==> flow/design.v <==
module sync_high (
    input wire clk,
    input wire n_rst,
    input wire async_in,
    output reg sync_out
);
reg meta;
always_ff @( posedge clk, negedge n_rst ) 
begin : RESET_HIGH_SYNCHRONIZER
    if(n_rst == 1'b0)
    begin
        meta <= 1'b1;
        sync_out <= 1'b1;
    end
    else
    begin
        meta <= async_in;
        sync_out <= meta;
    end
end
endmodule
module sync_low (
    input wire clk,
    input wire n_rst,
    input wire async_in,
    output reg sync_out
);
reg meta;
always_ff @( posedge clk, negedge n_rst ) 
begin : RESET_LOW_SYNCHRONIZER
    if(n_rst == 1'b0)
    begin
        meta <= 1'b0;
        sync_out <= 1'b0;
    end
    else
    begin
        meta <= async_in;
        sync_out <= meta;
    end
end
endmodule
module eop_detect
(
    input wire clk,
    input wire n_rst,
    input wire d_plus_sync,
    input wire d_minus_sync,
    input wire shift_enable,
    output reg eop
);
reg pmand;
reg nxt_eop;
always_comb begin: NXT_EOP
    if(shift_enable) begin
        nxt_eop = pmand;
    end
    else begin
        nxt_eop = eop;
    end
end
always_ff @(posedge clk, negedge n_rst) begin: REGISTER
    if(!n_rst) begin
        eop <= 1'b0;
    end
    else begin
        eop <= nxt_eop;
    end
end
assign pmand = ~(d_plus_sync | d_minus_sync);
endmodule
module decoder
(
    input wire clk,
    input wire n_rst,
    input wire d_plus_sync,
    input wire shift_enable,
    output reg d_orig
);
reg old_data;
reg new_data;
reg nxt_old;
reg nxt_new;
always_comb begin : NEXT_VALUE
    nxt_old = old_data;
    nxt_new = new_data;
    if(shift_enable) begin
       nxt_new = d_plus_sync;
       nxt_old = new_data; 
    end
end
always_ff @(posedge clk, negedge n_rst) begin
    if(!n_rst) begin
       new_data <= 1'b1;
       old_data <= 1'b1; 
    end
    else begin
        new_data <= nxt_new;
        old_data <= nxt_old; 
    end
end
assign d_orig = ~(new_data ^ old_data);
endmodule
module edge_detector
(
    input wire clk,
    input wire n_rst,
    input wire d_plus_sync,
    output reg d_edge
);
reg old_d_plus;
always_ff @(posedge clk, negedge n_rst) begin
    if(!n_rst) begin
        old_d_plus <= 1'b1;
    end
    else begin
        old_d_plus <= d_plus_sync;
    end
end
assign d_edge = (old_d_plus & (!d_plus_sync)) | ((!old_d_plus) & d_plus_sync);
endmodule
module flex_counter_rx #(
    NUM_CNT_BITS = 4
) (
    input reg clk,
    input reg n_rst,
    input reg clear,
    input reg count_enable,
    input reg [NUM_CNT_BITS-1:0] rollover_val,
    output reg [NUM_CNT_BITS-1:0] count_out,
    output reg rollover_flag
);
reg [NUM_CNT_BITS-1:0] next_output;
reg next_rollover_flag;
always_ff @(posedge clk, negedge n_rst) 
begin : OUTPUT
    if(n_rst == 0)  
    begin
        count_out <= 0;
        rollover_flag <= 0;
    end
    else
    begin
        count_out <= next_output;
        rollover_flag <= next_rollover_flag;
    end
end
always_comb 
begin : NEXT_STATE
    if(clear == 1)
    begin
      next_output = 0;
      next_rollover_flag = 0;
    end
    else if(count_enable == 1'b1)
    begin
        if(count_out == rollover_val)
        begin
            next_output = 1;
            next_rollover_flag = 0;
        end
        else if(count_out == rollover_val-1)
        begin
            next_output = count_out + 1;
            next_rollover_flag = 1;
        end
        else
        begin
            next_output = count_out + 1;
            next_rollover_flag = 0;
        end
    end
    else
    begin
        next_output = count_out;
        next_rollover_flag = rollover_flag;
    end
end
endmodule
module timer
(
    input wire clk,
    input wire n_rst,
    input wire d_edge,
    input wire disable_timer,
    output reg shift_enable,
    output reg byte_received
);
typedef enum logic [1:0] { STROBE_CLEAR, COUNT_TO_4, COUNT_TO_8 } statetype1;
typedef enum logic [2:0] { BYTE_IDLE, BYTE_CLEAR, BYTE_WAIT_ONE_BIT, BYTE_COUNT, BYTE_RESET } statetype2;
statetype1 state1;
statetype1 nxt_state1;
statetype2 state2;
statetype2 nxt_state2;
reg strobe_clear;
reg strobe_enable;
reg [3:0] strobe_rollovervalue;
reg [3:0] strobe_count;
reg shift_enable1;
reg byte_disable;
reg byte_enable;
reg byte_clear;
reg [3:0] byte_rollovervalue;
reg [3:0] byte_count;
always_comb begin: SHIFT_ENABLE_NEXT_STATE
    nxt_state1 = state1;
    case(state1)
        STROBE_CLEAR: begin
            nxt_state1 = COUNT_TO_4;
        end
        COUNT_TO_4: begin
            if(shift_enable)
                nxt_state1 = COUNT_TO_8;
        end
        COUNT_TO_8: begin
            if(d_edge)
                nxt_state1 = COUNT_TO_4;
        end
    endcase
end
always_ff @(posedge clk, negedge n_rst) begin: SHIFT_ENABLE_REGISTER
    if(!n_rst) begin
        state1 <= STROBE_CLEAR;
    end
    else begin
        state1 <= nxt_state1;
    end
end
always_comb begin:  SHIFT_ENABLE_OUTPUT_LOGIC
    strobe_clear = 1'b0;
    strobe_enable = 1'b0;
    strobe_rollovervalue = '0;
    case(state1)
        STROBE_CLEAR: begin
            strobe_clear = 1'b1;
        end
        COUNT_TO_4: begin
            strobe_enable = 1'b1;
            strobe_rollovervalue = 4'd1;
        end
        COUNT_TO_8: begin
            strobe_enable = 1'b1;
            strobe_rollovervalue = 4'd8;
        end
    endcase
    if(d_edge)
        strobe_clear = 1'b1;
end
flex_counter_rx
CORE1(
    .clk(clk),
    .n_rst(n_rst),
    .clear(strobe_clear),
    .count_enable(strobe_enable),
    .rollover_val(strobe_rollovervalue),
    .count_out(strobe_count),
    .rollover_flag(shift_enable1)
);
always_comb begin: SHIFT_ENABLE
    if(d_edge)
        shift_enable = 1'b0;
    else
        shift_enable = shift_enable1;
end
always_comb begin: BYTE_RECEIVED_NEXT_STATE
    nxt_state2 = state2;
    case(state2)
        BYTE_IDLE: begin
            if(d_edge)
                nxt_state2 = BYTE_CLEAR;
        end
        BYTE_CLEAR: begin
            nxt_state2 = BYTE_WAIT_ONE_BIT;
        end
        BYTE_WAIT_ONE_BIT: begin
            if(shift_enable)
                nxt_state2 = BYTE_COUNT;
        end
        BYTE_COUNT: begin
            if(disable_timer)
                nxt_state2 = BYTE_IDLE;
            else if(byte_received)
                nxt_state2 = BYTE_RESET;
        end
        BYTE_RESET: begin
            nxt_state2 = BYTE_COUNT;
        end
    endcase
end
always_ff @(posedge clk, negedge n_rst) begin: BYTE_RECEIVED_REGISTER
    if(!n_rst) begin
        state2 <= BYTE_IDLE;
    end
    else begin
        state2 <= nxt_state2;
    end
end
always_comb begin:  BYTE_RECEIVED_OUTPUT_LOGIC
    byte_disable = 1'b0;
    byte_clear = 1'b0;
    byte_rollovervalue = '0;
    case(state2)
        BYTE_IDLE: begin
            byte_disable = 1'b1;
        end
        BYTE_CLEAR: begin
            byte_clear = 1'b1;
        end
        BYTE_WAIT_ONE_BIT: begin
            byte_disable = 1'b1;
        end
        BYTE_COUNT: begin
            byte_rollovervalue = 4'd8;
        end
        BYTE_RESET: begin
            byte_clear = 1'b1;
        end
    endcase
end
always_comb begin: BYTE_TIMER_ENABLE_LOGIC
    byte_enable = 1'b0;
    if(byte_disable)
        byte_enable = 1'b0;
    else if(shift_enable)
        byte_enable = 1'b1;
end
flex_counter_rx
CORE2(
    .clk(clk),
    .n_rst(n_rst),
    .clear(byte_clear),
    .count_enable(byte_enable),
    .rollover_val(byte_rollovervalue),
    .count_out(byte_count),
    .rollover_flag(byte_received)
);
endmodule
module rcu
(
    input wire clk,
    input wire n_rst,
    input wire d_edge,
    input wire shift_enable,
    input wire byte_received,
    input wire [7:0] p_out,
    input wire [7:0] old_2_byte,
    input wire [7:0] new_2_byte,
    input wire eop,
    input wire done_2,
    input wire done_64,
    output reg disable_timer,
    output reg rcving,
    output reg flush,
    output reg r_error,
    output reg store_pid,
    output reg load_buf,
    output reg w_enable,
    output reg ready
);
typedef enum logic [4:0] { IDLE, EIDLE, RESET, READING_SYNC, CHECKING_SYNC, READ_PID, CHECKSTORE_PID,
                            READ_DATA, RECEIVED_DATA, STORE_DATA, WAIT_FOR_EOP, READ_ADRESS, RECEIVED_ADRESS,
                            ADRESS_DONE, ADRESS_CHECK, ADRESS_CORRECT, WAIT, EOP1, ERROR, ERROR_EOP1  
                            } statetype;
statetype state;
statetype nxt_state;
always_comb begin: NEXT_STATE
    nxt_state = state;
    case(state)
        IDLE: begin
            if(d_edge)
                nxt_state = RESET;
        end
        EIDLE: begin
            if(d_edge)
                nxt_state = RESET;
        end
        RESET: begin
            nxt_state = READING_SYNC;
        end
        READING_SYNC: begin
            if(byte_received)
                nxt_state = CHECKING_SYNC;
        end
        CHECKING_SYNC: begin
            if(p_out == 8'b10000000)
                nxt_state = READ_PID;
            else
                nxt_state = ERROR;
        end
        READ_PID: begin
            if(byte_received)
                nxt_state = CHECKSTORE_PID;
        end
        CHECKSTORE_PID: begin
            if((p_out == 8'b11010010) || (p_out == 8'b01011010) || (p_out == 8'b00011110))
                nxt_state = WAIT;
            else if((p_out == 8'b11100001) || (p_out == 8'b01101001))
                nxt_state = READ_ADRESS;
            else if((p_out == 8'b11000011) || (p_out == 8'b01001011))
                nxt_state = READ_DATA;
            else
                nxt_state = ERROR;
        end
        WAIT: begin
            if(eop && shift_enable)
                nxt_state = EOP1;
        end
        READ_ADRESS: begin
            if(byte_received)
                nxt_state = RECEIVED_ADRESS;
            else if(eop && shift_enable)
                nxt_state = ERROR_EOP1;
        end
        RECEIVED_ADRESS: begin
            nxt_state = ADRESS_DONE;
        end
        ADRESS_DONE: begin
            if(!done_2)
                nxt_state = READ_ADRESS;
            else
                nxt_state = ADRESS_CHECK;
        end
        ADRESS_CHECK: begin
            if((old_2_byte[6:0] == 7'b0000001) && ({new_2_byte[2:0], old_2_byte[7]} == 4'b0001))
                nxt_state = ADRESS_CORRECT;
            else
                nxt_state = ERROR;
        end
        ADRESS_CORRECT: begin
            if(eop && shift_enable)
                nxt_state = EOP1;
        end
        READ_DATA: begin
            if(byte_received)
                nxt_state = RECEIVED_DATA;
            else if(eop && shift_enable)
                nxt_state = ERROR_EOP1;
        end
        RECEIVED_DATA: begin
            if(!done_2)
                nxt_state = WAIT_FOR_EOP;
            else
                nxt_state = STORE_DATA;
        end
        STORE_DATA: begin
            if(!done_64)
                nxt_state = WAIT_FOR_EOP;
            else
                nxt_state = ERROR;
        end
        WAIT_FOR_EOP: begin
            if(!eop && shift_enable)
                nxt_state = READ_DATA;
            else if(eop && shift_enable && done_2)
                nxt_state = EOP1;
            else if(eop && shift_enable && !done_2)
                nxt_state = ERROR_EOP1;
        end
        EOP1: begin
            if(eop && shift_enable)
                nxt_state = IDLE;
        end
        ERROR: begin
            if(eop && shift_enable)
                nxt_state = ERROR_EOP1;
        end
        ERROR_EOP1: begin
            if(eop && shift_enable)
                nxt_state = EIDLE;
        end
    endcase
end
always_ff @(posedge clk, negedge n_rst) begin: STATE_REGISTER
    if(!n_rst)
        state <= IDLE;
    else
        state <= nxt_state;
end
always_comb begin: OUTPUT_LOGIC
    disable_timer = 1'b0;
    rcving = 1'b0;
    flush = 1'b0;
    r_error = 1'b0;
    store_pid = 1'b0;
    load_buf = 1'b0;
    w_enable = 1'b0;
    ready = 1'b0;
    case(state)
        IDLE: begin
            disable_timer = 1'b1;
        end
        EIDLE: begin
            r_error = 1'b1;
            disable_timer = 1'b1;
        end
        RESET: begin
            rcving = 1'b1;
            flush = 1'b1;
        end
        READING_SYNC: begin
            rcving = 1'b1;
        end
        CHECKING_SYNC: begin
            rcving = 1'b1;
        end
        READ_PID: begin
            rcving = 1'b1;
        end
        CHECKSTORE_PID: begin
            rcving = 1'b1;
            store_pid = 1'b1;
        end
        WAIT: begin
            rcving = 1'b1;
        end
        READ_ADRESS: begin
            rcving = 1'b1;
        end
        RECEIVED_ADRESS: begin
            rcving = 1'b1;
            load_buf = 1'b1;
        end
        ADRESS_DONE: begin
            rcving = 1'b1;
        end
        ADRESS_CHECK: begin
            rcving = 1'b1;
        end
        ADRESS_CORRECT: begin
            rcving = 1'b1;
        end
        READ_DATA: begin
            rcving = 1'b1;
        end
        RECEIVED_DATA: begin
            rcving = 1'b1;
            load_buf = 1'b1;
        end
        STORE_DATA: begin
            rcving = 1'b1;
            w_enable = 1'b1;
            ready = 1'b1;
        end
        WAIT_FOR_EOP: begin
            rcving = 1'b1;
        end
        ERROR: begin
            r_error = 1'b1;
            rcving = 1'b1;
        end
        ERROR_EOP1: begin
            r_error = 1'b1;
        end
    endcase
end
endmodule
module flex_stp_sr # (
    NUM_BITS = 4,
    SHIFT_MSB = 1
) (
    input wire clk,
    input wire n_rst,
    input wire shift_enable,
    input wire serial_in,
    output reg [NUM_BITS-1:0] parallel_out
);
reg [NUM_BITS-1:0] next_output;
always_ff @(posedge clk, negedge n_rst) 
begin : SHIFT_REG_FLIPFLOP
    if(n_rst == 0)
    begin
        parallel_out <= '1;
    end
    else
    begin
        parallel_out <= next_output;
    end
end
always_comb begin : NEXT_OUTPUT
    if(shift_enable)
    begin
        if(SHIFT_MSB)
        begin
            next_output = { parallel_out [NUM_BITS-2:0], serial_in};
        end
        else
        begin
            next_output = {serial_in,  parallel_out[NUM_BITS-1:1]};
        end
    end
    else
    begin
        next_output = parallel_out;
    end
end
endmodule
module stp_sr_8_lsb
(
  input wire clk,
  input wire n_rst,
  input wire d_orig,
  input wire shift_enable,
  output wire [7:0] p_out 
);
  flex_stp_sr #(
    .SHIFT_MSB(0),
    .NUM_BITS(8)
    )
  CORE(
    .clk(clk),
    .n_rst(n_rst),
    .serial_in(d_orig),
    .shift_enable(shift_enable),
    .parallel_out(p_out)
  );
endmodule
module rx_data_ready_reg
(
    input wire clk,
    input wire n_rst,
    input wire ready,
    input wire [6:0] buffer_occupancy,
    output reg rx_data_ready
);
typedef enum logic  { RIDLE, READY } statetype;
statetype nxt_state;
statetype state;
always_comb begin: NEXT_STATE_LOGIC
    nxt_state = state;
    case(state)
        RIDLE: begin
            if(ready)
                nxt_state = READY;
        end
        READY: begin
            if(buffer_occupancy == '0)
                nxt_state = RIDLE;
        end
    endcase
end
always_comb begin: OUTPUT_LOGIC
    rx_data_ready = 0;
    if(state == READY)
        rx_data_ready = 1;
end
always_ff @(posedge clk, negedge n_rst) begin : REGISTER
    if(!n_rst)
    begin
        state <= RIDLE;
    end
    else
    begin
        state <= nxt_state;
    end
end
endmodule
module rx_packet_reg
(
    input wire clk,
    input wire n_rst,
    input wire store_pid,
    input wire [7:0] p_out,
    output reg [3:0] rx_packet
);
reg [3:0] nxt_rx_packet;
always_comb begin : NXT_RX_PACKET
    nxt_rx_packet = rx_packet;
    if(store_pid) begin
        case (p_out)
        8'b11100001: begin  
            nxt_rx_packet = 4'b0001;
        end
        8'b01101001: begin  
            nxt_rx_packet = 4'b1001;
        end
        8'b11000011: begin  
            nxt_rx_packet = 4'b0011;
        end
        8'b01001011: begin  
            nxt_rx_packet = 4'b1011;
        end
        8'b11010010: begin  
            nxt_rx_packet = 4'b0010;
        end
        8'b01011010: begin  
            nxt_rx_packet = 4'b1010;
        end
        8'b00011110: begin  
            nxt_rx_packet = 4'b1110;
        end  
        endcase
    end
end
always_ff @(posedge clk, negedge n_rst) begin : REGISTER
    if(!n_rst)
    begin
        rx_packet <= '0;
    end
    else
    begin
        rx_packet <= nxt_rx_packet;
    end
end
endmodule
module store_2_byte_buffer
(
    input wire clk,
    input wire n_rst,
    input wire load_buf,
    input wire flush,
    input wire [7:0] p_out,
    output reg [7:0] new_2_byte,
    output reg [7:0] old_2_byte,
    output reg [7:0] rcv_data
);
reg [7:0] nxt_new_2_byte;
reg [7:0] nxt_old_2_byte;
reg [7:0] nxt_rcv_data;
always_comb begin: NXT_VALUE
    nxt_new_2_byte = new_2_byte;
    nxt_old_2_byte = old_2_byte;
    nxt_rcv_data = rcv_data;
    if(flush) begin
        nxt_new_2_byte = '0;
        nxt_old_2_byte = '0;
        nxt_rcv_data = '0;
    end
    else if(load_buf) begin
        nxt_new_2_byte = p_out;
        nxt_old_2_byte = new_2_byte;
        nxt_rcv_data = old_2_byte;
    end
end
always_ff @(posedge clk, negedge n_rst) begin: REGISTER
    if(!n_rst) begin
        new_2_byte <= '0;
        old_2_byte <= '0;
        rcv_data <= '0;
    end
    else begin
        new_2_byte <= nxt_new_2_byte;
        old_2_byte <= nxt_old_2_byte;
        rcv_data <= nxt_rcv_data;
    end
end
endmodule
module count_to_2
(
    input wire clk,
    input wire n_rst,
    input wire flush, 
    input wire load_buf,
    output reg done_2
);
reg [1:0] count;
reg [1:0] nxt_count;
always_comb begin: NEXT_COUNT
    nxt_count = count;
    if(flush)
        nxt_count = '0;
    else if(load_buf) begin
        if(count == 2'b10)
            nxt_count = count;
        else
            nxt_count = count + 1;
    end
end
always_ff @(posedge clk, negedge n_rst) begin: REGISTER
    if(!n_rst)
        count <= '0;
    else
        count <= nxt_count;
end
always_comb begin: OUTPUT_LOGIC
    if(count == 2'b10)
        done_2 = 1'b1;
    else
        done_2 = 1'b0;
end
endmodule
module count_to_64
(
    input wire clk,
    input wire n_rst,
    input wire flush,
    input wire w_enable,
    output reg done_64
);
reg [6:0] count;
reg [6:0] nxt_count;
always_comb begin: NEXT_COUNT
    nxt_count = count;
    if(flush)
        nxt_count = '0;
    else if(w_enable) begin
        if(count == 7'd64)
            nxt_count = count;
        else
            nxt_count = count + 1;
    end
end
always_ff @(posedge clk, negedge n_rst) begin: REGISTER
    if(!n_rst)
        count <= '0;
    else
        count <= nxt_count;
end
always_comb begin: OUTPUT_LOGIC
    if(count == 7'd64)
        done_64 = 1'b1;
    else
        done_64 = 1'b0;
end
endmodule
module rcv_block
(
    input wire clk,
    input wire n_rst,
    input wire d_plus,
    input wire d_minus,
    input wire [6:0] buffer_occupancy,
    output reg rx_error,
    output reg rx_transfer_active,
    output reg flush,
    output reg rx_data_ready,
    output reg [3:0] rx_packet,
    output reg w_enable,
    output reg [7:0] rcv_data
);
reg d_plus_sync;
reg d_minus_sync;
reg eop;
reg shift_enable;
reg byte_received;
reg d_orig;
reg d_edge;
reg disable_timer;
reg [7:0] p_out;
reg [7:0] new_2_byte;
reg [7:0] old_2_byte;
reg done_2;
reg done_64;
reg store_pid;
reg load_buf;
reg ready;
sync_high SYNC_HIGH(
    .clk(clk),
    .n_rst(n_rst),
    .async_in(d_plus),
    .sync_out(d_plus_sync)
);
sync_low SYNC_LOW(
    .clk(clk),
    .n_rst(n_rst),
    .async_in(d_minus),
    .sync_out(d_minus_sync)
);
eop_detect EOP_DETECTOR(
    .clk(clk),
    .n_rst(n_rst),
    .d_plus_sync(d_plus_sync),
    .d_minus_sync(d_minus_sync),
    .shift_enable(shift_enable),
    .eop(eop)
);
decoder DECODER(
    .clk(clk),
    .n_rst(n_rst),
    .d_plus_sync(d_plus_sync),
    .shift_enable(shift_enable),
    .d_orig(d_orig)
);
edge_detector EDGE_DETECTOR(
    .clk(clk),
    .n_rst(n_rst),
    .d_plus_sync(d_plus_sync),
    .d_edge(d_edge)
);
timer TIMER(
    .clk(clk),
    .n_rst(n_rst),
    .d_edge(d_edge),
    .disable_timer(disable_timer),
    .shift_enable(shift_enable),
    .byte_received(byte_received)
);
rcu RCU(
    .clk(clk),
    .n_rst(n_rst),
    .d_edge(d_edge),
    .shift_enable(shift_enable),
    .byte_received(byte_received),
    .p_out(p_out),
    .old_2_byte(old_2_byte),
    .new_2_byte(new_2_byte),
    .eop(eop),
    .done_2(done_2),
    .done_64(done_64),
    .disable_timer(disable_timer),
    .rcving(rx_transfer_active),
    .flush(flush),
    .r_error(rx_error),
    .store_pid(store_pid),
    .load_buf(load_buf),
    .w_enable(w_enable),
    .ready(ready)
);
stp_sr_8_lsb SHIFT_REGISTER(
    .clk(clk),
    .n_rst(n_rst),
    .d_orig(d_orig),
    .shift_enable(shift_enable),
    .p_out(p_out)
);
rx_data_ready_reg READY(
    .clk(clk),
    .n_rst(n_rst),
    .ready(ready),
    .buffer_occupancy(buffer_occupancy),
    .rx_data_ready(rx_data_ready)
);
rx_packet_reg PACKET(
    .clk(clk),
    .n_rst(n_rst),
    .store_pid(store_pid),
    .p_out(p_out),
    .rx_packet(rx_packet)
);
store_2_byte_buffer STORE_2_BYTE(
    .clk(clk),
    .n_rst(n_rst),
    .load_buf(load_buf),
    .flush(flush),
    .p_out(p_out),
    .new_2_byte(new_2_byte),
    .old_2_byte(old_2_byte),
    .rcv_data(rcv_data)
);
count_to_2 COUNT_TO_2(
    .clk(clk),
    .n_rst(n_rst),
    .flush(flush),
    .load_buf(load_buf),
    .done_2(done_2)
);
count_to_64 COUNT_TO_64(
    .clk(clk),
    .n_rst(n_rst),
    .flush(flush),
    .w_enable(w_enable),
    .done_64(done_64)
);
endmodule
module flex_counter #(
    parameter NUM_CNT_BITS = 4
)
(
    input logic clk,
    input logic n_rst,
    input logic clear,
    input logic count_enable,
    input logic [NUM_CNT_BITS - 1:0] rollover_val,
    output logic [NUM_CNT_BITS - 1:0] count_out,
    output logic rollover_flag
);
logic [NUM_CNT_BITS - 1:0] count_next;
logic rollover_flag_next;
always_ff @( posedge clk, negedge n_rst ) begin
    if (!n_rst) begin
        count_out <= '0;
        rollover_flag <= '0;
    end
    else begin
        count_out <= count_next;
        rollover_flag <= rollover_flag_next;
    end
end
always_comb begin
    if(clear) begin
        count_next = '0;
    end
    else if (count_enable) begin
        if (rollover_val == count_out) begin
            count_next = 4'b1;               
        end
        else begin
            count_next = count_out + 1;
        end
    end
    else begin
        count_next = count_out;
    end
    if (clear) begin
        rollover_flag_next = 0;
    end
    else if (rollover_val == count_next) begin
        rollover_flag_next = 1;  
    end          
    else begin
        rollover_flag_next = 0;
    end
end
endmodule
module flex_pts_sr #(
    parameter NUM_BITS = 4,
    parameter SHIFT_MSB = 1
) (
    input logic clk,
    input logic n_rst,
    input logic shift_enable,
    input logic load_enable,
    input logic [NUM_BITS - 1:0] parallel_in,
    output logic serial_out
);
    logic [NUM_BITS - 1:0] next_parallel_out;
    logic [NUM_BITS - 1:0] parallel_out;
    always_ff @( posedge clk, negedge n_rst ) begin
        if(!n_rst) begin
            parallel_out <= '1;
        end
        else begin
            parallel_out <= next_parallel_out;
        end
    end
    always_comb begin
        if (load_enable) begin
            next_parallel_out = parallel_in;
        end
        else if (shift_enable) begin
            if (SHIFT_MSB) begin
                next_parallel_out = {parallel_out[NUM_BITS - 2:0], 1'b1};
            end
            else begin
                next_parallel_out = {1'b1, parallel_out[NUM_BITS - 1:1]};
            end
        end
        else begin
            next_parallel_out = parallel_out;
        end
    end
    always_comb begin
        if(!n_rst) begin
            serial_out = '1;
        end
        else begin
            if (SHIFT_MSB) begin
                serial_out = parallel_out[NUM_BITS - 1];
            end
            else begin
                serial_out = parallel_out[0];
            end
        end
    end
endmodule
module pts_sr_8_lsb
(
  input logic clk,
  input logic n_rst,
  input logic strobe,
  input logic strobe_middle,
  input logic [7:0] d_par,
  input logic pts_load_enable,
  input logic pts_shift_enable,
  output logic d_orig 
);
  flex_pts_sr #(
    .NUM_BITS(8),
    .SHIFT_MSB(0)
  )
  CORE(
    .clk(clk),
    .n_rst(n_rst),
    .parallel_in(d_par),
    .load_enable(pts_load_enable),
    .shift_enable(strobe),
    .serial_out(d_orig)
  );
endmodule
module packet_selecter (
    input logic sync_start,
    input logic pid_start,
    input logic [7:0] tx_packet_data,
    input logic [3:0] tx_packet,
    input logic crc_start,
    output logic [7:0] d_par
);
always_comb begin : selecter
    d_par = tx_packet_data;
    if (pid_start) begin
        case (tx_packet)
            4'b0001: begin
                d_par = 8'b11100001;
            end
            4'b1001: begin
                d_par = 8'b01101001;
            end
            4'b0010: begin
                d_par = 8'b11010010;
            end
            4'b1010: begin
                d_par = 8'b01011010;
            end
            4'b1110: begin
                d_par = 8'b00011110;
            end
            4'b0011: begin
                d_par = 8'b11000011;
            end
        endcase
    end
    if (sync_start) begin
        d_par = 8'b10000000;
    end
    if (crc_start) begin
        d_par = 8'b00000000;
    end
end
endmodule
module encoder (
    input logic clk,
    input logic strobe_middle,
    input logic strobe,
    input logic n_rst,
    input logic d_orig,
    output logic d_encoded
);
logic next_d_encoded;
always_ff @( posedge clk, negedge n_rst ) begin
    if (!n_rst) begin
        d_encoded <= '1;
    end
    else begin
        d_encoded <= next_d_encoded;
    end
end
always_comb begin
    if(strobe_middle) begin
        if (d_orig) begin
            next_d_encoded = d_encoded;       
        end
        else begin
            next_d_encoded = !d_encoded;        
        end
    end
    else begin
        next_d_encoded = d_encoded;  
    end
end
endmodule
module d_plus_selecter (
    input logic d_encoded,
    input logic eop,
    input logic idle,
    output logic d_plus_out
);
always_comb begin
    if (eop) begin
        d_plus_out = 0;
    end
    else if (idle) begin
        d_plus_out = 1;
    end
    else begin
        d_plus_out = d_encoded;
    end
end
endmodule
module d_minus_selecter (
    input logic d_encoded,
    input logic eop,
    input logic idle,
    output logic d_minus_out
);
always_comb begin
    if (eop) begin
        d_minus_out = 0;
    end
    else if (idle) begin
        d_minus_out = 0;
    end
    else begin
        d_minus_out = !d_encoded;
    end
end
endmodule
module timer_transmit(
  input logic clk,
  input logic n_rst,
  input logic timer_enable,
  input logic timer_clear,
  input logic tx_transfer_active,
  output logic byte_transmitted,
  output logic strobe,
  output logic strobe_middle
);
logic rollover_flag_8;
logic rollover_flag_9;
logic timer1_enable;
logic timer2_enable;
logic timer_inner_clear;
logic [3:0] count_out_bit;
typedef enum bit [3:0] { IDLE, CT8_1, CT8_1_CLEAR, CT8_2, CT8_2_CLEAR, CT9, CT9_CLEAR } stateType;
stateType state;
stateType next_state;
always_ff @( posedge clk, negedge n_rst ) begin
    if (!n_rst) begin
        state <= IDLE;
    end
    else begin
        state <= next_state;
    end
end
assign byte_transmitted = (rollover_flag_8 || rollover_flag_9);
always_comb begin : NXT_LOGIC
    next_state = state;
      case (state)
          IDLE: begin
              next_state = CT8_1;
          end
          CT8_1: begin
              if (rollover_flag_8) begin
                  next_state = CT8_1_CLEAR;
              end
          end
          CT8_1_CLEAR: begin
            next_state = CT8_2;
          end
          CT8_2: begin
              if (rollover_flag_8) begin
                  next_state = CT8_2_CLEAR;
              end
          end
          CT8_2_CLEAR: begin
            next_state = CT9;
          end
          CT9: begin
              if (rollover_flag_9) begin
                  next_state = CT9_CLEAR;
              end
          end
          CT9_CLEAR: begin
            next_state = CT8_1;
          end
      endcase
end
always_comb begin : OUTPUT
  timer1_enable = 0;
  timer2_enable = 0;
  timer_inner_clear = 0;
  case (state)
      CT8_1: begin
          timer1_enable = 1;
      end
      CT8_1_CLEAR: begin
          timer_inner_clear = 1;
      end
      CT8_2: begin
          timer1_enable = 1;
      end
      CT8_2_CLEAR: begin
          timer_inner_clear = 1;
      end
      CT9: begin
          timer2_enable = 1;
      end
      CT9_CLEAR: begin
          timer_inner_clear = 1;
      end
  endcase
end
assign strobe_middle = tx_transfer_active ? (count_out_bit == 4'd4) : 0;
flex_counter #(
  .NUM_CNT_BITS(4)
) bit_counter_bit(
  .clk(clk),
  .n_rst(n_rst),
  .clear(timer_clear),
  .count_enable(timer1_enable || timer2_enable),
  .rollover_val(4'd8),
  .count_out(count_out_bit),
  .rollover_flag(strobe)
);
flex_counter #(
  .NUM_CNT_BITS(4)
) bit_counter_byte_8(
  .clk(clk),
  .n_rst(n_rst),
  .clear(timer_clear || timer_inner_clear),
  .count_enable(timer1_enable && strobe),
  .rollover_val(4'd8),
  .count_out(),
  .rollover_flag(rollover_flag_8)
);
flex_counter #(
  .NUM_CNT_BITS(4)
) bit_counter_byte_9(
  .clk(clk),
  .n_rst(n_rst),
  .clear(timer_clear || timer_inner_clear),
  .count_enable(timer2_enable && strobe),
  .rollover_val(4'd9),
  .count_out(),
  .rollover_flag(rollover_flag_9)
);
endmodule
module tmu (
    input logic clk,
    input logic n_rst,
    input logic strobe,
    input logic byte_transmitted,
    input logic [6:0] buffer_occupancy,
    input logic [3:0] tx_packet,
    output logic get_tx_packet_data,
    output logic tx_transfer_active,
    output logic tx_error,
    output logic timer_enable,
    output logic pid_start,
    output logic sync_start,
    output logic idle,
    output logic pts_load_enable,
    output logic pts_shift_enable,
    output logic timer_clear,
    output logic eop,
    output logic crc_start
);
    typedef enum bit [4:0] { IDLE, SYNC_load, SYNC, PID_load, PID, DATA_load, DATA, DATA_check, CRC_load_1, CRC_1, CRC_load_2, CRC_2, EOP_1, EOP_2, ERROR, IDLE_d_1, IDLE_d_2, IDLE_d_3} stateType;
    stateType state;
    stateType next_state;
    always_ff @( posedge clk, negedge n_rst ) begin
        if (!n_rst) begin
            state <= IDLE;
        end
        else begin
            state <= next_state;
        end
    end
    always_comb begin : NXT_LOGIC
    next_state = state;
        case (state)
            IDLE: begin
                if (tx_packet != 0) begin
                    if ((tx_packet == 4'b0011) && (!buffer_occupancy)) begin
                        next_state = ERROR;
                    end                    
                    else begin
                        next_state = SYNC_load; 
                    end 
                end
            end
            SYNC_load: begin
                next_state = SYNC;
            end
            SYNC: begin
                if (byte_transmitted) begin
                    next_state = PID_load;  
                end
            end
            PID_load: begin
                next_state = PID;
            end
            PID: begin
                if (byte_transmitted) begin
                    if ((tx_packet == 4'b0011) || (tx_packet == 4'b1011)) begin
                        next_state = DATA_load;
                    end
                    else if ((tx_packet == 4'b0001) || (tx_packet == 4'b1001)) begin
                        next_state = CRC_load_1;
                    end
                    else begin
                        next_state = EOP_1;
                    end
                end
            end
            DATA_load: begin
                next_state = DATA;
            end
            DATA: begin
                if (byte_transmitted) begin
                    next_state = DATA_check;
                end
            end
            DATA_check: begin
                if (buffer_occupancy) begin
                    next_state = DATA_load;
                end
                else begin
                    next_state = CRC_load_1;
                end
            end
            CRC_load_1: begin
                next_state = CRC_1;
            end
            CRC_1: begin
                if (byte_transmitted) begin
                    next_state = CRC_load_2;
                end
            end
            CRC_load_2: begin
                next_state = CRC_2;
            end
            CRC_2: begin
                if (byte_transmitted) begin
                    next_state = EOP_1;
                end
            end
            EOP_1: begin
                if (strobe) begin
                    next_state = EOP_2;
                end
            end
            EOP_2: begin
                if (strobe) begin
                    next_state = IDLE_d_1;
                end
            end
            IDLE_d_1: begin
                next_state = IDLE_d_2;
            end
            IDLE_d_2: begin
                next_state = IDLE_d_3;
            end
            IDLE_d_3: begin
                next_state = IDLE;
            end
            ERROR: begin
                if (byte_transmitted) begin
                    next_state = IDLE;
                end
            end
        endcase
    end
    always_comb begin : OUTPUT
        timer_enable = 0;
        timer_clear = 0;
        sync_start = 0;
        pid_start = 0;
        get_tx_packet_data = 0;
        tx_error = 0;
        eop = 0;
        tx_transfer_active = 0;
        pts_load_enable = 0;
        pts_shift_enable = 0;
        idle = 0;
        crc_start = 0;
        case (state)
            IDLE: begin
                timer_clear = 1;
                idle = 1;
            end
            SYNC_load: begin
                tx_transfer_active = 1;
                pts_load_enable = 1;
                sync_start = 1;
            end
            SYNC: begin
                timer_enable = 1;
                tx_transfer_active = 1;
                pts_shift_enable = 1;
            end
            PID_load: begin
                tx_transfer_active = 1;
                pts_load_enable = 1;
                pid_start = 1;
            end
            PID: begin
                timer_enable = 1;
                tx_transfer_active = 1;
                pts_shift_enable = 1;
            end
            DATA_load: begin
                tx_transfer_active = 1;
                pts_load_enable = 1;
            end
            DATA: begin
                tx_transfer_active = 1;
                pts_shift_enable = 1;
                timer_enable = 1;
            end
            DATA_check: begin
                get_tx_packet_data = 1;
                tx_transfer_active = 1;
            end
            CRC_load_1: begin
                tx_transfer_active = 1;
                pts_load_enable = 1;
                crc_start = 1;
            end
            CRC_1: begin
                timer_enable = 1;
                tx_transfer_active = 1;
                pts_shift_enable = 1;
            end
            CRC_load_2: begin
                tx_transfer_active = 1;
                pts_load_enable = 1;
                crc_start = 1;
            end
            CRC_2: begin
                timer_enable = 1;
                tx_transfer_active = 1;
                pts_shift_enable = 1;
            end
            EOP_1: begin
                eop = 1;
                tx_transfer_active = 1;
            end
            EOP_2: begin
                eop = 1;
                tx_transfer_active = 1;
            end
            ERROR: begin
                tx_error = 1;
                tx_transfer_active = 1;
                pts_load_enable = 1;
            end
            IDLE_d_1: begin
                idle = 1;
            end
            IDLE_d_2: begin
                idle = 1;
            end
            IDLE_d_3: begin
                idle = 1;
            end
        endcase
    end
endmodule
module usb_transmitter (
  input logic clk,
  input logic n_rst,
  input logic [6:0] buffer_occupancy,
  input logic [3:0] tx_packet,
  input logic [7:0] tx_packet_data,
  output logic get_tx_packet_data,
  output logic tx_transfer_active,
  output logic tx_error,
  output logic d_plus_out,
  output logic d_minus_out
);
  logic [7:0] d_par;
  logic d_orig;
  logic d_encoded;
  logic eop;
  logic timer_clear;
  logic timer_enable;
  logic byte_transmitted;
  logic strobe;
  logic sync_start;
  logic pid_start;
  logic idle;
  logic pts_load_enable;
  logic pts_shift_enable;
  logic crc_start;
  logic strobe_middle;
  packet_selecter packet_selecter (
    .sync_start(sync_start),
    .pid_start(pid_start),
    .tx_packet_data(tx_packet_data),
    .tx_packet(tx_packet),
    .d_par(d_par),
    .crc_start(crc_start)
  );
  pts_sr_8_lsb pts_sr_8_lsb (
    .clk(clk),
    .n_rst(n_rst),
    .strobe(strobe),
    .strobe_middle(strobe_middle),
    .pts_load_enable(pts_load_enable),
    .pts_shift_enable(pts_shift_enable),
    .d_par(d_par),
    .d_orig(d_orig)
  );
  encoder encoder (
    .clk(clk),
    .strobe(strobe),
    .strobe_middle(strobe_middle),
    .n_rst(n_rst),
    .d_orig(d_orig),
    .d_encoded(d_encoded)
  );
  d_plus_selecter d_plus_selecter (
    .eop(eop),
    .d_encoded(d_encoded),
    .d_plus_out(d_plus_out),
    .idle(idle)
  );
  d_minus_selecter d_minus_selecter (
    .eop(eop),
    .d_encoded(d_encoded),
    .d_minus_out(d_minus_out),
    .idle(idle)
  );
  timer_transmit timer(
    .clk(clk),
    .n_rst(n_rst),
    .timer_enable(timer_enable),
    .timer_clear(timer_clear),
    .tx_transfer_active(tx_transfer_active),
    .byte_transmitted(byte_transmitted),
    .strobe(strobe),
    .strobe_middle(strobe_middle)
  );
  tmu tmu(
    .clk(clk),
    .n_rst(n_rst),
    .byte_transmitted(byte_transmitted),
    .pts_load_enable(pts_load_enable),
    .pts_shift_enable(pts_shift_enable),
    .strobe(strobe),
    .buffer_occupancy(buffer_occupancy),
    .sync_start(sync_start),
    .pid_start(pid_start),
    .timer_enable(timer_enable),
    .timer_clear(timer_clear),
    .get_tx_packet_data(get_tx_packet_data),
    .tx_transfer_active(tx_transfer_active),
    .tx_error(tx_error),
    .eop(eop),
    .tx_packet(tx_packet),
    .idle(idle),
    .crc_start(crc_start)
  );
endmodule
module get_ptr_controller (
    input logic clk,
    input logic n_rst,
    input logic clr,
    input logic get_rx_data,
    input logic get_tx_packet_data,
    input logic [6:0] buffer_occupancy,
    output logic [6:0] get_ptr
);
    logic [6:0] next_get_ptr;
    always_ff @( posedge clk, negedge n_rst ) begin
        if (!n_rst) begin
            get_ptr <= 0;
        end
        else begin
            get_ptr <= next_get_ptr;
        end
    end
    always_comb begin
        if (clr) begin
            next_get_ptr = 0;
        end
        else if ((get_rx_data || get_tx_packet_data) && (get_ptr < 64) && (buffer_occupancy)) begin
            next_get_ptr = get_ptr + 1;
        end
        else begin
            next_get_ptr = get_ptr;
        end
    end
endmodule
module store_ptr_controller (
    input logic clk,
    input logic n_rst,
    input logic clr,
    input logic store_rx_packet_data,
    input logic store_tx_data,
    input logic [6:0] buffer_occupancy,
    output logic [6:0] store_ptr
);
    logic [6:0] next_store_ptr;
    always_ff @( posedge clk, negedge n_rst ) begin
        if (!n_rst) begin
            store_ptr <= 0;
        end
        else begin
            store_ptr <= next_store_ptr;
        end
    end
    always_comb begin
        if (clr) begin
            next_store_ptr = 0;
        end
        else if ((store_tx_data || store_rx_packet_data) && (store_ptr < 64)) begin
            next_store_ptr = store_ptr + 1;
        end
        else begin
            next_store_ptr = store_ptr;
        end
    end
endmodule
module fifo_ram (
    input logic clk,
    input logic n_rst,
    input logic [7:0] tx_data,
    input logic [7:0] rx_packet_data,
    input logic [6:0] store_ptr,
    input logic [6:0] get_ptr,
    input logic store_rx_packet_data,
    input logic store_tx_data,
    output logic [6:0] buffer_occupancy,
    output logic [7:0] tx_packet_data,
    output logic [7:0] rx_data
);
logic [7:0] FIFO_reg [63:0];
logic [7:0] next_FIFO_reg [63:0];
logic [6:0] buffer_count;
genvar i;
generate
    for (i = 0; i < 64; i++)
        always_ff @( posedge clk, negedge n_rst ) begin
            if (!n_rst) begin
                FIFO_reg[i] <= 0;
            end
            else begin
                FIFO_reg[i] <= next_FIFO_reg[i];
            end 
        end
endgenerate
generate
    for(i = 0; i< 64; i++)
        always_comb begin
            if ((store_rx_packet_data || store_tx_data) && (store_ptr[5:0] == i)) begin
                if (store_tx_data) begin
                    next_FIFO_reg[i] = tx_data;
                end
                else begin
                    next_FIFO_reg[i] = rx_packet_data;
                end
            end
            else begin
                next_FIFO_reg[i] = FIFO_reg[i];
            end
        end
endgenerate
always_comb begin
    rx_data = FIFO_reg[get_ptr[5:0]];
    tx_packet_data = FIFO_reg[get_ptr[5:0]];
    buffer_count = store_ptr - get_ptr;
    if (buffer_count == 64 || buffer_count == -64) begin
        buffer_occupancy = 64;
    end
    else begin
        buffer_occupancy = buffer_count % 64;
    end
end
endmodule
module buffer (
    input logic clk,
    input logic n_rst,
    input logic store_tx_data,
    input logic store_rx_packet_data,
    input logic get_rx_data,
    input logic get_tx_packet_data,
    input logic [7:0] tx_data,
    input logic [7:0] rx_packet_data,
    input logic clear,
    input logic flush,
    output logic [6:0] buffer_occupancy,
    output logic [7:0] rx_data,
    output logic [7:0] tx_packet_data
);
logic [6:0] store_ptr;
logic [6:0] get_ptr;
logic clr;
assign clr = (flush || clear);
store_ptr_controller store_ptr_controller (
    .clk(clk),
    .n_rst(n_rst),
    .clr(clr),
    .store_rx_packet_data(store_rx_packet_data),
    .store_tx_data(store_tx_data),
    .store_ptr(store_ptr),
    .buffer_occupancy(buffer_occupancy)
);
get_ptr_controller get_ptr_controller (
    .clk(clk),
    .n_rst(n_rst),
    .clr(clr),
    .get_rx_data(get_rx_data),
    .get_tx_packet_data(get_tx_packet_data),
    .get_ptr(get_ptr),
    .buffer_occupancy(buffer_occupancy)
);
fifo_ram fifo_ram (
    .clk(clk),
    .n_rst(n_rst),
    .tx_data(tx_data),
    .rx_packet_data(rx_packet_data),
    .store_ptr(store_ptr),
    .get_ptr(get_ptr),
    .store_rx_packet_data(store_rx_packet_data),
    .store_tx_data(store_tx_data),
    .buffer_occupancy(buffer_occupancy),
    .tx_packet_data(tx_packet_data),
    .rx_data(rx_data)
);
endmodule
module ahb_slave
(
  input logic clk,
  input logic n_rst,
  input  logic hsel,
  input  logic [3:0] haddr,
  input  logic [1:0] htrans,
  input  logic [1:0] hsize,
  input  logic hwrite,
  input  logic [31:0] hwdata,
  output logic [31:0] hrdata,
  output logic hresp,
  output logic hready,
  input  logic [3:0] rx_packet,
  input  logic rx_data_ready,
  input  logic rx_transfer_active,
  input  logic rx_error,
  output logic dmode,
  input  logic [6:0] buffer_occupancy,
  input  logic [7:0] rx_data,
  output logic get_rx_data,
  output logic store_tx_data,
  output logic [7:0] tx_data,
  output logic clear,
  output logic [3:0] tx_packet,
  input logic tx_transfer_active,
  input logic tx_error
);
  localparam OUT   = 4'b0001;  
  localparam IN    = 4'b1001;  
  localparam DATA0 = 4'b0011;  
  localparam DATA1 = 4'b1011;  
  localparam ACK   = 4'b0010;  
  localparam NAK   = 4'b1010;  
  localparam STALL = 4'b1110;  
  logic [13:0] [7:0] slavedata, next_slavedata;
  logic [31:0] next_hrdata;
  logic [3:0]  next_haddr;
  logic [3:0] next_address;
  logic [3:0] addr;
  logic next_hwrite;
  logic next_hsize;
  logic read, write;
  logic next_read, next_write;
  typedef enum {DATA_IDLE, READ, DATA_WRITE, BYTE1, BYTE2, BYTE3, BYTE4} stateTYPE;
  stateTYPE data_state, next_data_state;
  typedef enum {IDLE, WRITE, CHECK, CLEAR} state;
  state tx_state, next_state_tx;
  state flush_state, next_state_flush;
  assign hready = (hresp) ? 1'b0: 1'b1;
  always_comb begin : D_MODE
    dmode = 1'b0;
    if (rx_transfer_active) begin
      dmode = 1'b1;
    end
  end
  always_comb begin : FLUSH_BUFFER_CONTROL_REGISTER
      next_state_flush = flush_state;
      case (flush_state)
          IDLE: begin
            if (haddr == 13 && hwrite && hsel && !hresp) begin 
              next_state_flush = WRITE;
            end
          end
          WRITE: begin
            next_state_flush = CHECK;
          end
          CHECK: begin
            if (buffer_occupancy == '0) begin
              next_state_flush = CLEAR;
            end
          end
          CLEAR: begin 
            next_state_flush = IDLE;
          end
      endcase
  end
  assign clear = slavedata[13][0];
  always_comb begin : TX_PACKET_CONTROL_REGISTER
      next_state_tx = tx_state;
      case (tx_state)
          IDLE  : if (hsel && hwrite && !hresp && haddr == 12) next_state_tx = WRITE;
          WRITE : if (tx_transfer_active) next_state_tx = CHECK;
          CHECK: if (!tx_transfer_active) next_state_tx = CLEAR;
          CLEAR : next_state_tx = IDLE;
      endcase
  end
  always_comb begin : TX_PACKET_OUTPUT
    tx_packet = 0;
    if(slavedata[12] == 1) begin  
      tx_packet = DATA0;
    end else if(slavedata[12] == 2) begin
      tx_packet = ACK;
    end else if(slavedata[12] == 3) begin
      tx_packet = NAK;
    end else if(slavedata[12] == 4) begin
      tx_packet = STALL; 
    end else begin
      tx_packet = '0;
    end
  end
    always_comb begin : DB_STATE
      next_data_state = data_state;
      next_read = read;
      next_write = write;
      case (data_state)
        DATA_IDLE : begin 
          if (next_slavedata[10][0]) begin
            next_data_state = READ;
          end else if (!hresp && hsel && hwrite && (next_address == 0)) begin
            next_data_state = DATA_WRITE;
          end
        end
        DATA_WRITE : begin
          next_data_state = BYTE1;
          next_write = 1;
        end
        READ  : begin
          next_data_state = BYTE1;
          next_read = 1;
        end
        BYTE1 : begin 
            next_data_state = (slavedata[11][0]) ? DATA_IDLE:BYTE2;
            next_read = (slavedata[11][0])? 0:read;
            next_write = (slavedata[11][0])? 0:write;
        end
        BYTE2 : begin 
            next_data_state = (slavedata[11][1]) ? DATA_IDLE:BYTE3;
            next_read = (slavedata[11][1])? 0:read;
            next_write = (slavedata[11][1])? 0:write;
        end
        BYTE3 : next_data_state = BYTE4;
        BYTE4 : begin 
            next_data_state = DATA_IDLE;
            next_read = 0;
            next_write = 0;
        end
        default: next_data_state = DATA_IDLE;
      endcase
    end
  always_comb begin : WRITE_DATA_OUTPUT
    tx_data       = '0;
    store_tx_data = '0;
    if (write)
      store_tx_data = 1'b1;
    if(write) begin
      case (data_state)
        BYTE1 : tx_data = slavedata[0];
        BYTE2 : tx_data = slavedata[1];
        BYTE3 : tx_data = slavedata[2];
        BYTE4 : tx_data = slavedata[3];
      endcase
    end
  end
  assign get_rx_data = read;
  always_comb begin : ADDRESS_MAPPING
    hresp = 0;
    next_address = addr;
    if (hsel) begin
      if ((hwrite && (haddr < 10) && (haddr > 3)) || (haddr > 13) || (hsize == 3))  
        hresp = 1; 
      else
        case (hsize)
          2'd0 : next_address = haddr;  
          2'd1 : next_address = haddr & ~2'd1;  
          2'd2 : next_address = haddr & ~2'd3;  
        endcase
    end
  end
  always_comb begin : RECEIVE_DATA  
    next_hrdata = hrdata;
    if (hsel && !hwrite && !hresp) begin  
      if ((!hwrite && next_hwrite) && (next_haddr == haddr))  
        next_hrdata = hwdata;  
      else begin
        case (hsize)
          0: begin  
            case (haddr[1:0])
              2'd0: next_hrdata = {24'd0, slavedata[next_address]};
              2'd1: next_hrdata = {16'd0, slavedata[next_address],  8'd0};
              2'd2: next_hrdata = { 8'd0, slavedata[next_address], 16'd0};
              2'd3: next_hrdata = {slavedata[next_address], 24'd0};
            endcase
          end 
          1: begin  
            case (haddr[1:0])
              2'd0, 2'd1: next_hrdata = {16'd0, slavedata[next_address + 4'd1], slavedata[next_address]};
              2'd2, 2'd3: next_hrdata = {slavedata[next_address + 4'd1], slavedata[next_address], 16'd0};
            endcase
          end
          2: begin
          next_hrdata = {(next_address < 4'd12) ? slavedata[next_address + 4'd3] : 8'h00,
                         (next_address < 4'd12) ? slavedata[next_address + 4'd2] : 8'h00,
                         slavedata[next_address + 4'd1], slavedata[next_address]};  
          end
        endcase
      end
    end
  end
  always_comb begin : WRITE_FROM_AHB
    next_slavedata[8]  = {1'b0,buffer_occupancy};  
    next_slavedata[13:9] = slavedata[13:9];  
    if (tx_state == CLEAR) begin 
      next_slavedata[12] = '0; 
    end
    if (flush_state == CLEAR) begin
      next_slavedata[13] = '0;  
    end
    next_slavedata[7:6] = '0;  
    if (rx_error) begin
      next_slavedata[6] = 1;
    end
    if (tx_error) begin
      next_slavedata[7] = 1;
    end
    next_slavedata[5:4] = '0;  
    if (rx_transfer_active) begin
      next_slavedata[5][0] = 1'b1;
    end
    if (tx_transfer_active) begin
      next_slavedata[5][1] = 1'b1;
    end
    if (rx_data_ready) begin
      next_slavedata[4][0] = 1'b1;
    end
    case (rx_packet)
      IN: begin
        next_slavedata[4][1] = 1'b1;
      end
      OUT: begin
        next_slavedata[4][2] = 1'b1;
      end
      ACK: begin
        next_slavedata[4][3] = 1'b1;
      end
      NAK: begin
        next_slavedata[4][4] = 1'b1;
      end
    endcase
  next_slavedata[3:0]= slavedata[3:0];  
    if(write)begin
      case (data_state)
        DATA_WRITE, BYTE1, BYTE2, BYTE3: next_slavedata[9] = 8'h1;
        BYTE4: next_slavedata[9] = 8'h0;
      endcase
    end
    if (data_state == DATA_WRITE)
      next_slavedata[3:0] = hwdata;
    if(read) begin
    case (data_state)
      BYTE1 : begin
        next_slavedata[0] = rx_data;
        if (slavedata[11][0]) begin
          next_slavedata[10] = '0;
        end
      end
      BYTE2 : 
      begin
        next_slavedata[1] = rx_data;
        if (slavedata[11][1]) begin
          next_slavedata[10] = '0;
        end
      end
      BYTE3 : next_slavedata[2] = rx_data;
      BYTE4 : 
        begin 
          next_slavedata[3] = rx_data;
          next_slavedata[10] = '0;
        end
    endcase
    end
    if (hsel && (htrans != 2'b00)) begin
      case (hsize)
        0 : next_slavedata[11] = 1;
        1 : next_slavedata[11] = 2;
        2 : next_slavedata[11] = 4;
      endcase
    end
    if (hsel & next_hwrite && (addr > 9)) begin  
      case (next_hsize)
        0: begin
          case (addr[1:0])
            2'd0 : next_slavedata[addr] = hwdata[7:0];
            2'd1 : next_slavedata[addr] = hwdata[15:8];
            2'd2 : next_slavedata[addr] = hwdata[23:16];
            2'd3 : next_slavedata[addr] = hwdata[31:24];
          endcase
        end 
        1: begin
          case (addr[1:0])
            2'd0, 2'd1: begin
              if (addr < 4'd13) next_slavedata[addr + 4'd1] = hwdata[15:8];
              next_slavedata[addr] = hwdata[7:0];
            end
            2'd2: begin
              next_slavedata[addr + 4'd1] = hwdata[31:24];
              next_slavedata[addr] = hwdata[23:16];
            end
          endcase
        end
        2: begin
          {next_slavedata[addr+3],next_slavedata[addr+2],next_slavedata[addr+1],next_slavedata[addr]} = hwdata;
        end
      endcase
    end
  end
  always_ff @( posedge clk, negedge n_rst ) begin : FLIP_FLOPS_FOR_ALL
      if (!n_rst) begin
        tx_state <= IDLE;
        flush_state <= IDLE;
        data_state <= DATA_IDLE;
        slavedata <= '0;
        read  <= '0;
        write <= '0;
        addr <= '0;
        hrdata <= '0;
        next_haddr  <= '0;
        next_hwrite <= '0;
        next_hsize <= '0;
      end else begin
        data_state <= next_data_state;
        tx_state <= next_state_tx;
        flush_state <= next_state_flush;
        slavedata <= next_slavedata;
        read  <= next_read;
        write <= next_write;
        addr <= next_address;
        hrdata <= next_hrdata;
        next_haddr  <= haddr;
        next_hwrite <= hwrite;
        next_hsize <= hsize;
      end
  end
endmodule
module usb_top_level(
    input logic clk,
    input logic n_rst,
    input logic hsel,
    input logic [3:0] haddr,
    input logic [1:0] htrans,
    input logic  [1:0] hsize,
    input logic hwrite,
    input logic [31:0] hwdata,
    output logic [31:0] hrdata,
    output logic hresp,
    output logic hready,
    output logic d_mode,
    input logic d_plus_in,
    input logic d_minus_in,
    output logic d_plus_out,
    output logic d_minus_out,
    output logic [6:0] buffer_occupancy,
    output logic get_rx_data,
    output logic [3:0] tx_packet,
    output logic tx_transfer_active
);
logic [3:0] rx_packet;
logic rx_data_ready;
logic rx_transfer_active;
logic rx_error;
logic store_rx_packet_data;
logic [7:0] rx_packet_data;
logic flush;
logic [7:0] rx_data;
logic store_tx_data;
logic [7:0] tx_data;
logic clear;
logic tx_error;
logic get_tx_packet_data;
logic [7:0] tx_packet_data;
ahb_slave AHB_SLAVE(
    .clk(clk),
    .n_rst(n_rst),
    .hsel(hsel),
    .hwrite(hwrite),
    .hsize(hsize),
    .haddr(haddr),
    .htrans(htrans),
    .hwdata(hwdata),
    .hrdata(hrdata),
    .hresp(hresp),
    .hready(hready),
    .dmode(d_mode),
    .rx_packet(rx_packet),
    .rx_data_ready(rx_data_ready),
    .rx_transfer_active(rx_transfer_active),
    .rx_error(rx_error),
    .buffer_occupancy(buffer_occupancy),
    .rx_data(rx_data),
    .get_rx_data(get_rx_data),
    .store_tx_data(store_tx_data),
    .tx_data(tx_data),
    .clear(clear),
    .tx_packet(tx_packet),
    .tx_transfer_active(tx_transfer_active),
    .tx_error(tx_error)
);
buffer BUFFER(
    .clk(clk),
    .n_rst(n_rst),
    .store_tx_data(store_tx_data),
    .store_rx_packet_data(store_rx_packet_data),
    .get_rx_data(get_rx_data),
    .get_tx_packet_data(get_tx_packet_data),
    .tx_data(tx_data),
    .rx_packet_data(rx_packet_data),
    .clear(clear),
    .flush(flush),
    .buffer_occupancy(buffer_occupancy),
    .rx_data(rx_data),
    .tx_packet_data(tx_packet_data)
);
usb_transmitter TRANSMITTER(
    .clk(clk),
    .n_rst(n_rst),
    .buffer_occupancy(buffer_occupancy),
    .tx_packet(tx_packet),
    .tx_packet_data(tx_packet_data),
    .get_tx_packet_data(get_tx_packet_data),
    .tx_transfer_active(tx_transfer_active),
    .tx_error(tx_error),
    .d_plus_out(d_plus_out),
    .d_minus_out(d_minus_out)
);
rcv_block RECEIVER(
    .clk(clk),
    .n_rst(n_rst),
    .d_plus(d_plus_in),
    .d_minus(d_minus_in),
    .buffer_occupancy(buffer_occupancy),
    .rx_error(rx_error),
    .rx_transfer_active(rx_transfer_active),
    .flush(flush),
    .rx_data_ready(rx_data_ready),
    .rx_packet(rx_packet),
    .w_enable(store_rx_packet_data),
    .rcv_data(rx_packet_data)
);
endmodule
=== Tool chain data of usb_top_level ===
What the tools print for usb_top_level, step after step.
Line numbers count from 1 in the design file above.
Operators carry their Yosys type and port widths (W data, S select, Z words).
Library cell names are shortened.
A cell with -- has no value.

* Top: usb_top_level
* Clock input: clk
* Library: sky130hd
* Library corner: tt_025C_1v80

=== After elaboration ===
Source: Yosys, flattened and elaborated. Widths are those after wreduce. Registers that Yosys merges into a memory's read port (data or address) are not register bits. Print and check cells do not count. Equal cells are merged and count once.
Memory sizes are those after Yosys's memory passes, which may raise the word count (mostly to a power of two), join words into wider ones and drop unused or constant bits.

* Add/subtract/negate cells: 16
* $lt $le $gt $ge: 8
* Equal/unequal tests: 297
* Shift operators: 4
* Multiplexer cells: 304
* Bitwise logic cells: 11
* Reductions and logical operators: 178

{| class="wikitable"
|+ Operators by type and width
! cell !! number
|-
| $mux W8 || 138
|-
| $pmux W8 S64 || 1
|-
| $pmux W112 S4 || 1
|-
| $pmux W112 S2 || 2
|-
| $eq A6 B6 Y1 const B || 64
|-
| $pmux W32 S4 || 3
|-
| $shiftx A112 B32 Y8 || 3
|-
| $mux W32 || 10
|-
| $mux W112 || 2
|-
| $eq A32 B2 Y1 const B || 6
|-
| $eq A6 B5 Y1 const B || 32
|-
| $pmux W5 S18 || 2
|-
| $eq A29 B4 Y1 const B || 6
|-
| $logic_not A32 Y1 || 5
|-
| $pmux W32 S5 || 1
|-
| $mux W5 || 27
|-
| $eq A29 B3 Y1 const B || 4
|-
| $shiftx A112 B8 Y8 || 1
|-
| $mux W4 || 28
|-
| $eq A32 B1 Y1 const B || 3
|-
| $eq A32 B3 Y1 const B || 3
|-
| $eq A6 B4 Y1 const B || 16
|-
| $pmux W32 S3 || 1
|-
| $logic_and A1 B1 Y1 || 91
|-
| $eq A5 B4 Y1 const B || 16
|-
| $eq A4 B32 Y1 || 2
|-
| $pmux W32 S2 || 1
|-
| $eq A29 B2 Y1 const B || 2
|}

Not listed: further kinds 88, cells in them 347.

* Flip-flop bits (word level): 885
* Memory bits (read-only): 640
* Memory cells: 2
* Output and inout port bits: 50
* Cells after elaboration: 930

{| class="wikitable"
|+ Memory list
! memory !! words !! width !! rd ports !! wr ports !! RTL line !! source
|-
| (name not given) || 32 || 12 || 1 || 0 || 1445 || <nowiki>case (state)</nowiki>
|-
| (name not given) || 32 || 8 || 1 || 0 || 488 || <nowiki>case(state)</nowiki>
|}

=== Logic depth ===
Yosys ltp: most cells in a row. Word level: on the elaborated netlist, between registers, memories and ports. Mapped: between sequential cells and ports; inverters and the memories' decode and read muxes count.

* Depth in word-level cells: 14
* ABC_AREA: 0
* Mapped depth: 14

=== After synthesis ===
Yosys stat after the flow's synthesis: flattened, memories mapped to cells. It holds for the ABC_AREA given above (unset counts as 0); a run with the other value may have another netlist.

{| class="wikitable"
|+ Cell types
! cell !! number !! area in all (sq um)
|-
| dfrtp_1 || 782 || 1.96E+04
|-
| a21oi_1 || 548 || 2742.63
|-
| nand3_1 || 487 || 2.44E+03
|-
| nor2_1 || 554 || 2.08E+03
|-
| nand2_1 || 472 || 1.77E+03
|-
| o21ai_0 || 282 || 1.41E+03
|-
| mux2i_1 || 117 || 1.17E+03
|-
| clkbuf_1 || 302 || 1.13E+03
|-
| nand4_1 || 131 || 819.536
|-
| dfstp_2 || 27 || 709.43
|-
| mux2_2 || 35 || 394.128
|-
| a211oi_1 || 51 || 382.867
|-
| ha_1 || 29 || 362.848
|-
| a32oi_1 || 38 || 332.819
|-
| nor3_1 || 57 || 285.274
|-
| inv_1 || 75 || 281.52
|-
| a22oi_1 || 36 || 270.259
|-
| nor4_1 || 37 || 231.472
|}

Other cell types: 76; their cells: 590.

* Cells in the netlist: 4650
* Cell area after synthesis: 40710.3 sq um
* Mapped flip-flops: 809

The figures by module come from a second, unflattened synthesis with its own total; it is not the netlist above.

* Cell total of the unflattened synthesis: 4424
* Area (unflattened synthesis): 41621.2 sq um

Rows give one instance, submodules left out.

{| class="wikitable"
|+ Modules
! module !! times used !! cells !! area (sq um)
|-
| fifo_ram || 1 || 2313 || 22091.2
|-
| ahb_slave || 1 || 1239 || 11322.1
|-
| flex_counter (NUM_CNT_BITS=4) || 3 || 51 || 416.6
|-
| rcu || 1 || 143 || 1033.5
|-
| store_2_byte_buffer || 1 || 77 || 989.7
|-
| flex_counter_rx || 2 || 41 || 379.1
|-
| tmu || 1 || 89 || 625.6
|-
| count_to_64 || 1 || 45 || 431.7
|-
| get_ptr_controller || 1 || 38 || 390.4
|-
| flex_pts_sr || 1 || 35 || 382.9
|-
| store_ptr_controller || 1 || 33 || 350.3
|-
| flex_stp_sr || 1 || 17 || 341.6
|-
| timer || 1 || 30 || 327.8
|-
| rx_packet_reg || 1 || 28 || 302.8
|}

Modules not listed: 18.

=== Path before layout ===
Path of least setup slack by OpenSTA after synthesis, without wires, with an ideal clock, recovery checks aside; 20% of the period is set as input and as output delay. Where synthesis merged equal registers, the netlist keeps one of their names.

* Kind: reg-to-output
* Start: reg BUFFER.store_ptr_controller.store_ptr[0]
* End: out buffer_occupancy[1]
* Period: 10000 ps
* External output delay: 2000 ps
* Arrival time: 2812 ps
* Path slack: 5188 ps
* Path delay: 2812 ps
* Stages: 11
* Path buffers: 0
* Synthesis period reached: 4812 ps

"path delay" = arrival - input delay + setup time.
At an output port there is no setup time.
"stages" counts driving pins, that of a launching flip-flop among them; a cell with two outputs on the path counts twice.
"synthesis period reached" = period - worst setup slack (recovery checks aside). The figure is calculated, with input and output delays left at 20% of the set period.
Between the ends stands the longest chain of elaborated cells between them, by number of cells; it is not shown to be the way that was timed. Of several equally long chains one is given.
Each line given opens the expression or statement behind the cell; cells for indexed reads and writes are added by Yosys, which also makes memories of some case tables.

* Cells stage by stage: dfrtp_1 > inv_1 > ha_1 > inv_1 > fa_1 > a21o_1 > a21oi_1 > xnor2_1 > nor4_1 > nor3b_1 > nor2b_1
* Length of the longest elaborated chain: 3

{| class="wikitable"
|+ RTL lines, path post-synthesis
! item !! RTL line !! source
|-
| start, declared || 1661 || <nowiki>output logic [6:0] store_ptr</nowiki>
|-
| start, assigned || 1666 || <nowiki>store_ptr <= 0;</nowiki>
|-
| start, assigned || 1669 || <nowiki>store_ptr <= next_store_ptr;</nowiki>
|-
| $sub A7 B7 Y7 || 1731 || <nowiki>buffer_count = store_ptr - get_ptr;</nowiki>
|-
| $eq A7 B7 Y1 || 1732 || <nowiki>if (buffer_count == 64 || buffer_count == -64) begin</nowiki>
|-
| $mux W7 || 1732 ||
|-
| end, declared || 2142 || <nowiki>output logic [6:0] buffer_occupancy,</nowiki>
|}

Nets of the timed path that keep an RTL name, with a line that drives or declares them; the list need not be complete.

{| class="wikitable"
|+ Nets with RTL names, path post-synthesis
! signal !! RTL line
|-
| buffer_occupancy[4] || 1732
|-
| buffer_occupancy[6] || 1732
|}

=== Path in the finished layout ===
Path of least setup slack in the final report of entry B (OpenROAD, finished layout, wires in). Where an end is a register, its clock arrival counts in the times.
The report prints the path's times to 10 ps; the period is as set.

* Kind: reg-to-output
* Start: reg BUFFER.get_ptr_controller.get_ptr[2]
* End: out buffer_occupancy[6]
* Period: 6660 ps
* External output delay: 1330 ps
* Arrival time: 4640 ps
* Path slack: 690 ps
* Stages: 11
* Path buffers: 2

Between the ends stands the longest chain of elaborated cells between them, by number of cells; it is not shown to be the way that was timed. Of several equally long chains one is given.

* Cells stage by stage: dfrtp_1 > buf_4 > clkinv_1 > ha_1 > o21ai_0 > a21boi_0 > o21ai_0 > a21boi_0 > nor2_1 > nor3b_1 > clkdlybuf4s50_1
* Length of the longest elaborated chain: 3

{| class="wikitable"
|+ RTL lines, path after layout
! item !! RTL line !! source
|-
| start, declared || 1631 || <nowiki>output logic [6:0] get_ptr</nowiki>
|-
| start, assigned || 1636 || <nowiki>get_ptr <= 0;</nowiki>
|-
| start, assigned || 1639 || <nowiki>get_ptr <= next_get_ptr;</nowiki>
|-
| $sub A7 B7 Y7 || 1731 || <nowiki>buffer_count = store_ptr - get_ptr;</nowiki>
|-
| $eq A7 B7 Y1 || 1732 || <nowiki>if (buffer_count == 64 || buffer_count == -64) begin</nowiki>
|-
| $mux W7 || 1732 ||
|-
| end, declared || 2142 || <nowiki>output logic [6:0] buffer_occupancy,</nowiki>
|}

Measured results for usb_top_level: 3 stored runs of the Yosys and OpenROAD flow on sky130hd. The settings differ; the order carries no meaning. The constraints put input and output delay at 20% of the set period each and load the outputs with 0.01 pF.
"achieved clock period" is the run's clock period less its worst setup slack. It is reckoned from that one timing run; input and output delays stay at 20% of the period that was set.
"worst setup path time" is the time allowed to the run's worst setup path (the clock period less input and output delay, where it has them) less its slack. Clock arrival times count: a late capture clock shortens it, a late launch clock lengthens it.
"power": no workload was simulated; the value follows from the tool's default switching activity.
"worst setup path time" is given in steps of 10 ps.

Entry A
==> flow/run.sh <==
#!/bin/bash
# the make line also repeats the synthesis and layout settings of config.mk as NAME=value (left out here)
make -C /OpenROAD-flow-scripts/flow DESIGN_CONFIG=/design/flow/config.mk WORK_HOME=/design/flow/orfs CLKGATE_MAP_FILE= finish
==> flow/config.mk <==
export PLATFORM = sky130hd
export DESIGN_NAME = usb_top_level
export DESIGN_NICKNAME = usb_top_level
export VERILOG_FILES = /design/flow/design.v
export SDC_FILE = /design/flow/constraint.sdc
export NUM_CORES = 4
export LEC_CHECK = 0
export ABC_AREA = 0
export CAP_MARGIN = 10
export CELL_PAD_IN_SITES_DETAIL_PLACEMENT = 0
export CELL_PAD_IN_SITES_GLOBAL_PLACEMENT = 3
export CORE_ASPECT_RATIO = 0.66
export CORE_MARGIN = 2
export CORE_UTILIZATION = 34
export CTS_CLUSTER_SIZE = 86
export GPL_ROUTABILITY_DRIVEN = 0
export GPL_TIMING_DRIVEN = 0
export HOLD_SLACK_MARGIN = -0.09
export MAX_ROUTING_LAYER = met5
export MIN_ROUTING_LAYER = met2
export PLACE_DENSITY = 0.88
export SETUP_SLACK_MARGIN = 0.2
export SLEW_MARGIN = 25
==> flow/constraint.sdc <==
create_clock -name core_clock -period 8.44 [get_ports {clk}]
set_input_delay 1.6880 -clock core_clock [delete_from_list [all_inputs] [get_ports {clk}]]
set_output_delay 1.6880 -clock core_clock [all_outputs]
set_load 0.01 [all_outputs]

==> results of entry A <==
did not finish, routing stopped with GRT-0116

Entry B
==> flow/run.sh <==
#!/bin/bash
# the make line also repeats the synthesis and layout settings of config.mk as NAME=value (left out here)
make -C /OpenROAD-flow-scripts/flow DESIGN_CONFIG=/design/flow/config.mk WORK_HOME=/design/flow/orfs CLKGATE_MAP_FILE= finish
==> flow/config.mk <==
export PLATFORM = sky130hd
export DESIGN_NAME = usb_top_level
export DESIGN_NICKNAME = usb_top_level
export VERILOG_FILES = /design/flow/design.v
export SDC_FILE = /design/flow/constraint.sdc
export NUM_CORES = 4
export LEC_CHECK = 0
export CAP_MARGIN = 20
export CORE_MARGIN = 2
export CORE_UTILIZATION = 53
export SLEW_MARGIN = 20
==> flow/constraint.sdc <==
create_clock -name core_clock -period 6.66 [get_ports {clk}]
set_input_delay 1.3320 -clock core_clock [delete_from_list [all_inputs] [get_ports {clk}]]
set_output_delay 1.3320 -clock core_clock [all_outputs]
set_load 0.01 [all_outputs]

==> results of entry B <==
chip area after synthesis (Yosys): 40710.3 sq um
die area: 79045.3 sq um
standard-cell area of the final layout: 45626.3 sq um
utilization: 0.601
worst setup slack after layout: 685 ps
total negative slack: 0 ps
worst hold slack: 347 ps
power: 0.015071 W
achieved clock period: 5975 ps
worst setup path time: 4640 ps
worst setup path kind: reg-to-output

Entry C
==> flow/run.sh <==
#!/bin/bash
# the make line also repeats the synthesis and layout settings of config.mk as NAME=value (left out here)
make -C /OpenROAD-flow-scripts/flow DESIGN_CONFIG=/design/flow/config.mk WORK_HOME=/design/flow/orfs CLKGATE_MAP_FILE= finish
==> flow/config.mk <==
export PLATFORM = sky130hd
export DESIGN_NAME = usb_top_level
export DESIGN_NICKNAME = usb_top_level
export VERILOG_FILES = /design/flow/design.v
export SDC_FILE = /design/flow/constraint.sdc
export NUM_CORES = 4
export LEC_CHECK = 0
export ABC_AREA = 1
export CAP_MARGIN = 20
export CELL_PAD_IN_SITES_DETAIL_PLACEMENT = 0
export CELL_PAD_IN_SITES_GLOBAL_PLACEMENT = 0
export CORE_MARGIN = 2
export CORE_UTILIZATION = 39
export CTS_CLUSTER_DIAMETER = 385
export CTS_CLUSTER_SIZE = 21
export GPL_ROUTABILITY_DRIVEN = 0
export GPL_TIMING_DRIVEN = 1
export MAX_ROUTING_LAYER = met4
export MIN_ROUTING_LAYER = met2
export PLACE_DENSITY = 0.93
export SLEW_MARGIN = 0
export TNS_END_PERCENT = 35
==> flow/constraint.sdc <==
create_clock -name core_clock -period 11.2 [get_ports {clk}]
set_input_delay 2.2400 -clock core_clock [delete_from_list [all_inputs] [get_ports {clk}]]
set_output_delay 2.2400 -clock core_clock [all_outputs]
set_load 0.01 [all_outputs]

==> results of entry C <==
did not finish, routing stopped with GRT-0116
